==> flow/design.v <==
module ALU(
    input logic CLK,
    input logic RST,
    input logic ACT,
    input logic[3:0]  OP,
    input logic[1:0]  MOVI,
    input logic[31:0] REG_A,
    input logic[31:0] REG_B,
    input logic[31:0] MEM,
    input logic[31:0] IMM,
    output logic[31:0] DATA,
    output logic       RDY,
    output logic       VLD
);
    typedef enum logic [1:0] {
        INIT,
        FIRST_STAGE,
        MUL_FIRST_STAGE,
        MUL_SECOND_STAGE
    } state_type;
    state_type state_curr;
    state_type state_next;
    logic[31:0] operand_A;
    logic[31:0] operand_B;
    logic[31:0] norm_res;
    logic[31:0] norm_reg;
    logic[63:0] mult_res;
    logic       mult_req;
    always_comb begin
        case (state_curr)
            INIT:
                if (ACT) begin
                    if (mult_req)
                        state_next = MUL_FIRST_STAGE;
                    else
                        state_next = FIRST_STAGE;
                end else
                     state_next = INIT;
            FIRST_STAGE:      state_next = INIT;
            MUL_FIRST_STAGE:  state_next = MUL_SECOND_STAGE;
            MUL_SECOND_STAGE: state_next = INIT;
        endcase
    end
    always_ff @(posedge CLK) begin
        if (RST) begin
            state_curr  <= INIT;
        end else begin
            state_curr <= state_next;
            if (state_next == MUL_FIRST_STAGE)
                mult_res <= operand_A * operand_B;
            if (state_next == FIRST_STAGE)
                norm_reg <= norm_res;
        end
    end
    always_comb begin
        case (state_curr)
            INIT:             DATA = 32'b0;
            FIRST_STAGE:      DATA = norm_reg;
            MUL_FIRST_STAGE:  DATA = mult_res[31:0];
            MUL_SECOND_STAGE: DATA = mult_res[63:32];
        endcase
    end
    assign operand_A = REG_A;
    assign VLD = (state_curr != INIT) & ~RST;
    assign RDY = state_curr == INIT;
    always_comb begin
        case (MOVI)
            2'b00:   operand_B = REG_B;
            2'b01:   operand_B = MEM;
            2'b10:   operand_B = IMM;
            default: operand_B = '0;
        endcase
    end
    always_comb begin
        norm_res = 32'b0;
        mult_req = 0;
        if (RDY) begin
            case (OP)
                4'b0000: norm_res = operand_A + operand_B;             
                4'b0001: norm_res = operand_A - operand_B;             
                4'b0010: mult_req = 1;                                 
                4'b0011: norm_res = {1'b0, operand_B[31:1]};           
                4'b0100: norm_res = {operand_B[30:0], 1'b0};           
                4'b0101: norm_res = {operand_B[0], operand_B[31:1]};   
                4'b0110: norm_res = {operand_B[30:0], operand_B[31]};  
                4'b0111: norm_res = ~operand_B;                        
                4'b1000: norm_res = operand_A & operand_B;             
                4'b1001: norm_res = operand_A | operand_B;             
                4'b1010: norm_res = operand_A ^ operand_B;             
                4'b1011: norm_res = ~(operand_A & operand_B);          
                4'b1100: norm_res = ~(operand_A | operand_B);          
                4'b1101: norm_res = ~(operand_A ^ operand_B);          
                4'b1110: norm_res = operand_B + 1;                     
                4'b1111: norm_res = operand_B - 1;                     
            endcase
        end
    end
endmodule
=== From RTL to reports: ALU ===
The steps from the RTL of ALU to its reports follow in flow order.
Line numbers count from 1 in the design file above.
Operators carry their Yosys type and port widths (W data, S select, Z words).
A cell with n/a has no value.

* Top module: ALU
* Clock port: CLK
* Cell library: sky130hd
* Timing corner: tt_025C_1v80

=== After elaboration ===
Yosys after proc, flatten, opt, wreduce and memory -nomap, before mapping. Memory bits, and registers merged into a memory's read port (data or address), are not among the register bits. Print and check cells are not counted. Equal cells are merged and count once.

* Register bits after elaboration: 98
* Input port bits: 137
* Output and inout port bits: 34
* Cells after elaboration: 55

* Add/sub/neg operators: 4
* Multiply operators: 1
* Equality and inequality tests: 22
* Multiplexer cells: 8
* Bitwise logic cells: 9
* Reductions and logical operators: 8

{| class="wikitable"
|+ Operator list
! cell !! number
|-
| $mul A32 B32 Y64 || 1
|-
| $pmux W32 S16 || 1
|-
| $not A32 Y32 || 4
|-
| $pmux W32 S4 || 1
|-
| $pmux W32 S3 || 1
|-
| $add A32 B1 Y32 const B || 1
|-
| $sub A32 B1 Y32 const B || 1
|-
| $add A32 B32 Y32 || 1
|-
| $sub A32 B32 Y32 || 1
|-
| $and A32 B32 Y32 || 1
|-
| $or A32 B32 Y32 || 1
|-
| $xor A32 B32 Y32 || 1
|-
| $eq A4 B4 Y1 const B || 8
|-
| $eq A4 B3 Y1 const B || 4
|-
| $reduce_or A15 Y1 || 1
|-
| $eq A2 B2 Y1 const B || 4
|-
| $eq A4 B2 Y1 const B || 2
|-
| $eq A2 B1 Y1 const B || 3
|-
| $pmux W2 S3 || 1
|-
| $logic_not A2 Y1 || 2
|-
| $reduce_and A2 Y1 || 2
|-
| $eq A4 B1 Y1 const B || 1
|-
| $logic_not A4 Y1 || 1
|-
| $mux W2 || 2
|-
| $reduce_bool A2 Y1 || 1
|-
| $reduce_or A2 Y1 || 1
|-
| $pmux W1 S2 || 1
|-
| $and A1 B1 Y1 || 1
|}

Other operator kinds: 2; their cells: 2.

=== Depth ===
Yosys ltp: most cells in a row. Word level: on the elaborated netlist, between registers, memories and ports. Mapped: between sequential cells and ports; inverters and the memories' decode and read muxes count.

* Depth in word-level cells: 9
* ABC_AREA: 0
* Gate-level depth with buffers: 36
* Gate-level depth less buffers: 30

=== After synthesis ===
Yosys stat after the flow's synthesis: flattened, memories mapped to cells. It holds for the ABC_AREA given above (unset counts as 0); a run with the other value may have another netlist.
Totals and module areas in this step are rounded.

{| class="wikitable"
|+ Cell types
! type !! number !! area in all (µm²)
|-
| sky130_fd_sc_hd__fa_1 || 897 || 1.8E+04
|-
| sky130_fd_sc_hd__ha_1 || 392 || 4.9E+03
|-
| sky130_fd_sc_hd__inv_1 || 955 || 3.58E+03
|-
| sky130_fd_sc_hd__edfxtp_1 || 96 || 2.88E+03
|-
| sky130_fd_sc_hd__nor2_1 || 745 || 2.8E+03
|-
| sky130_fd_sc_hd__nand2_1 || 575 || 2158.32
|-
| sky130_fd_sc_hd__clkbuf_1 || 270 || 1.01E+03
|-
| sky130_fd_sc_hd__xnor2_1 || 110 || 963.424
|-
| sky130_fd_sc_hd__a21oi_1 || 186 || 930.893
|-
| sky130_fd_sc_hd__o21ai_0 || 165 || 825.792
|-
| sky130_fd_sc_hd__mux2i_1 || 56 || 560.538
|-
| sky130_fd_sc_hd__a21o_1 || 55 || 412.896
|-
| sky130_fd_sc_hd__mux2_2 || 33 || 371.606
|-
| sky130_fd_sc_hd__a22o_1 || 33 || 289.027
|-
| sky130_fd_sc_hd__xor2_1 || 31 || 271.51
|-
| sky130_fd_sc_hd__a221oi_1 || 29 || 253.994
|-
| sky130_fd_sc_hd__a211oi_1 || 32 || 240.23
|-
| sky130_fd_sc_hd__o22ai_1 || 27 || 168.912
|}

Other cell types: 66; their cells: 474.

* Standard cells after synthesis: 5161
* Cell area after synthesis: 43780 µm²
* Sequential area: 2923 µm²
* Flip-flops: 98
* Buffer cells: 316

=== Path before layout ===
OpenSTA on the mapped netlist: ideal clock, no wires. The path of least setup slack (recovery checks aside). Input and output delay are each 20% of the period. Register names are those of the netlist, which keeps one name where synthesis merged equal registers.

* Kind: in2reg
* From: in MOVI[0]
* To: reg mult_res[60]
* Clock period: 10500 ps
* Input delay: 2100 ps
* Setup time: 264 ps
* Launch time at the first pin: 2100 ps
* Arrival time: 10248 ps
* Data required time: 10236 ps
* Slack: -11 ps
* Delay of the path: 8412 ps
* Driving pins on the path: 32
* Buffers on the path: 5
* Synthesis period reached: 10511 ps

"delay of the path" = arrival - input delay + setup time.
"driving pins on the path" counts driving pins, that of a launching flip-flop among them; a cell with two outputs on the path counts twice.
"synthesis period reached" = period - worst setup slack (recovery checks aside). The figure is calculated, with input and output delays left at 20% of the set period.
The rows between start and end are the longest chain of elaborated cells between them; the timing report does not say that the signal goes this way. Where chains are equally long, one stands for them.
Each line given opens the expression or statement behind the cell; cells for indexed reads and writes are added by Yosys, which also makes memories of some case tables.

* Cell sequence: sky130_fd_sc_hd__clkbuf_1 > sky130_fd_sc_hd__buf_1 > sky130_fd_sc_hd__mux2i_1 > sky130_fd_sc_hd__o21ai_0 > sky130_fd_sc_hd__clkbuf_1 > sky130_fd_sc_hd__inv_1 > sky130_fd_sc_hd__buf_1 > sky130_fd_sc_hd__nor2_1 > sky130_fd_sc_hd__fa_1 > sky130_fd_sc_hd__inv_1 > sky130_fd_sc_hd__fa_1 > sky130_fd_sc_hd__inv_1 > sky130_fd_sc_hd__fa_1 > sky130_fd_sc_hd__inv_1 > sky130_fd_sc_hd__fa_1 > sky130_fd_sc_hd__inv_1 > sky130_fd_sc_hd__fa_1 > sky130_fd_sc_hd__fa_1 > sky130_fd_sc_hd__fa_1 > sky130_fd_sc_hd__fa_1 > sky130_fd_sc_hd__ha_1 > sky130_fd_sc_hd__clkbuf_1 > sky130_fd_sc_hd__a21o_1 > sky130_fd_sc_hd__o21bai_1 > sky130_fd_sc_hd__a21oi_1 > sky130_fd_sc_hd__o21ai_0 > sky130_fd_sc_hd__a21o_1 > sky130_fd_sc_hd__o2111ai_1 > sky130_fd_sc_hd__a2111oi_2 > sky130_fd_sc_hd__o31ai_1 > sky130_fd_sc_hd__nor3_1 > sky130_fd_sc_hd__o41a_1
* Length of the longest elaborated chain: 3
* Elaborated cells between the ends (all ways): 5
* Source lines of those cells: 2
* Those cells by class: mul: 1; eq/ne: 2; mux: 1; reduce/logical: 1

{| class="wikitable"
|+ RTL lines, path after synthesis
! item !! RTL line !! RTL
|-
| start: declaration || 6 || <nowiki>input logic[1:0]  MOVI,</nowiki>
|-
| $eq A2 B2 Y1 || 67 || <nowiki>case (MOVI)</nowiki>
|-
| $pmux W32 S3 || 67 ||
|-
| $mul A32 B32 Y64 || 50 || <nowiki>mult_res <= operand_A * operand_B;</nowiki>
|-
| end: assignment || 50 ||
|-
| end: declaration || 27 || <nowiki>logic[63:0] mult_res;</nowiki>
|}

=== Path in the finished layout ===
From the final timing report of run 1: the path of least setup slack in the routed layout; clock arrival at registers is part of the times.
The path's times are printed in steps of 10 ps; the period is the one set.

* Kind: in2reg
* From: in REG_B[10]
* To: reg mult_res[57]
* Clock period: 10300 ps
* Input delay: 2060 ps
* Setup time: 200 ps
* Launch time at the first pin: 2060 ps
* Arrival time: 10310 ps
* Data required time: 10470 ps
* Slack: 170 ps
* Driving pins on the path: 31
* Buffers on the path: 7

The rows between start and end are the longest chain of elaborated cells between them; the timing report does not say that the signal goes this way. Where chains are equally long, one stands for them.

* Cell sequence: sky130_fd_sc_hd__clkdlybuf4s50_1 > sky130_fd_sc_hd__mux2i_1 > sky130_fd_sc_hd__o21ai_4 > sky130_fd_sc_hd__buf_4 > sky130_fd_sc_hd__buf_4 > sky130_fd_sc_hd__ha_1 > sky130_fd_sc_hd__inv_1 > sky130_fd_sc_hd__fa_1 > sky130_fd_sc_hd__inv_1 > sky130_fd_sc_hd__fa_1 > sky130_fd_sc_hd__fa_1 > sky130_fd_sc_hd__inv_1 > sky130_fd_sc_hd__fa_1 > sky130_fd_sc_hd__inv_1 > sky130_fd_sc_hd__fa_1 > sky130_fd_sc_hd__fa_1 > sky130_fd_sc_hd__fa_1 > sky130_fd_sc_hd__fa_1 > sky130_fd_sc_hd__ha_1 > sky130_fd_sc_hd__buf_4 > sky130_fd_sc_hd__nand2_1 > sky130_fd_sc_hd__buf_4 > sky130_fd_sc_hd__or3_1 > sky130_fd_sc_hd__o21ba_4 > sky130_fd_sc_hd__nor4_4 > sky130_fd_sc_hd__buf_4 > sky130_fd_sc_hd__o21ai_4 > sky130_fd_sc_hd__a21boi_2 > sky130_fd_sc_hd__buf_4 > sky130_fd_sc_hd__nor4_1 > sky130_fd_sc_hd__a311oi_1
* Length of the longest elaborated chain: 2
* Elaborated cells between the ends (all ways): 2
* Source lines of those cells: 2
* Those cells by class: mul: 1; mux: 1

{| class="wikitable"
|+ RTL lines, path after layout
! item !! RTL line !! RTL
|-
| start: declaration || 8 || <nowiki>input logic[31:0] REG_B,</nowiki>
|-
| $pmux W32 S3 || 67 || <nowiki>case (MOVI)</nowiki>
|-
| $mul A32 B32 Y64 || 50 || <nowiki>mult_res <= operand_A * operand_B;</nowiki>
|-
| end: assignment || 50 ||
|-
| end: declaration || 27 || <nowiki>logic[63:0] mult_res;</nowiki>
|}

--- measured runs ---
Measured data: module ALU, platform sky130hd, 5 stored runs of the flow under differing settings, order arbitrary. Input and output delays are each 20% of the period that was set; the output load is 0.01 pF.
"clock period achieved" means the clock period less the worst setup slack. The figure is calculated, with input and output delays left at 20% of the set period.
"critical setup path time": the worst setup path's part of the clock period (all of it between registers, 20% less for each end at a port) less its slack. A launch clock that arrives late makes it longer, a capture clock that arrives late makes it shorter.
"critical setup path time" is known to 10 ps.
Measured values are rounded.

=== Run 1 ===
{| class="wikitable"
! Setting !! Value
|-
| CORE_UTILIZATION || 19
|-
| period_ns || 10.3
|-
| CAP_MARGIN || 20
|-
| CORE_MARGIN || 2
|-
| SLEW_MARGIN || 20
|-
! Result !! Value
|-
| Standard-cell area of the final layout || 53760 µm²
|-
| Mapped cell area after synthesis || 43780 µm²
|-
| Area of the die || 234300 µm²
|-
| Clock period achieved || 10133 ps
|-
| Final worst hold slack || 787 ps
|-
| Final setup TNS || 0 ps
|-
| Setup slack of the worst path || 167 ps
|-
| Utilization || 23.4 %
|-
| Critical setup path time || 8070 ps
|-
| Kind of the worst setup path || in2reg
|}

=== Run 2 ===
{| class="wikitable"
! Setting !! Value
|-
| ABC_AREA || 1
|-
| CAP_MARGIN || 10
|-
| CELL_PAD_IN_SITES_DETAIL_PLACEMENT || 1
|-
| CELL_PAD_IN_SITES_GLOBAL_PLACEMENT || 3
|-
| CORE_ASPECT_RATIO || 1.5
|-
| CORE_UTILIZATION || 71
|-
| GPL_TIMING_DRIVEN || 0
|-
| HOLD_SLACK_MARGIN || -0.04
|-
| PLACE_DENSITY_LB_ADDON || 0.12
|-
| SLEW_MARGIN || 0
|-
| TNS_END_PERCENT || 25
|-
| period_ns || 10.5
|-
| CORE_MARGIN || 2
|}
Incomplete, placement halted on FLW-0024.

=== Run 3 ===
{| class="wikitable"
! Setting !! Value
|-
| CELL_PAD_IN_SITES_GLOBAL_PLACEMENT || 3
|-
| CORE_UTILIZATION || 44
|-
| CTS_CLUSTER_DIAMETER || 264
|-
| HOLD_SLACK_MARGIN || -0.0
|-
| PLACE_DENSITY_LB_ADDON || 0.26
|-
| SLEW_MARGIN || 40
|-
| TNS_END_PERCENT || 20
|-
| period_ns || 6.86
|-
| CAP_MARGIN || 20
|-
| CORE_MARGIN || 2
|-
! Result !! Value
|-
| Setup slack of the worst path || -2071 ps
|-
| Clock period achieved || 8931 ps
|-
| Area of the die || 102000 µm²
|-
| Critical setup path time || 7560 ps
|-
| Kind of the worst setup path || in2reg
|-
| Utilization || 57.1 %
|-
| Final worst hold slack || 816 ps
|-
| Final setup TNS || -81080 ps
|-
| Standard-cell area of the final layout || 56300 µm²
|-
| Mapped cell area after synthesis || 43780 µm²
|}

=== Run 4 ===
{| class="wikitable"
! Setting !! Value
|-
| CELL_PAD_IN_SITES_GLOBAL_PLACEMENT || 3
|-
| CORE_UTILIZATION || 58
|-
| CTS_CLUSTER_DIAMETER || 135
|-
| CTS_CLUSTER_SIZE || 60
|-
| SETUP_SLACK_MARGIN || 3.09
|-
| TNS_END_PERCENT || 70
|-
| period_ns || 10.5
|-
| CAP_MARGIN || 20
|-
| CORE_MARGIN || 2
|-
| SLEW_MARGIN || 20
|}
Incomplete, placement halted on GPL-0301.

=== Run 5 ===
{| class="wikitable"
! Setting !! Value
|-
| period_ns || 12.0
|-
| CAP_MARGIN || 20
|-
| CORE_MARGIN || 2
|-
| CORE_UTILIZATION || 40
|-
| SLEW_MARGIN || 20
|-
! Result !! Value
|-
| Standard-cell area of the final layout || 48290 µm²
|-
| Critical setup path time || 9090 ps
|-
| Kind of the worst setup path || in2reg
|-
| Setup slack of the worst path || 512 ps
|-
| Utilization || 44.4 %
|-
| Final setup TNS || 0 ps
|-
| Mapped cell area after synthesis || 43780 µm²
|-
| Area of the die || 112100 µm²
|-
| Final worst hold slack || 783 ps
|-
| Clock period achieved || 11488 ps
|}
--- end ---
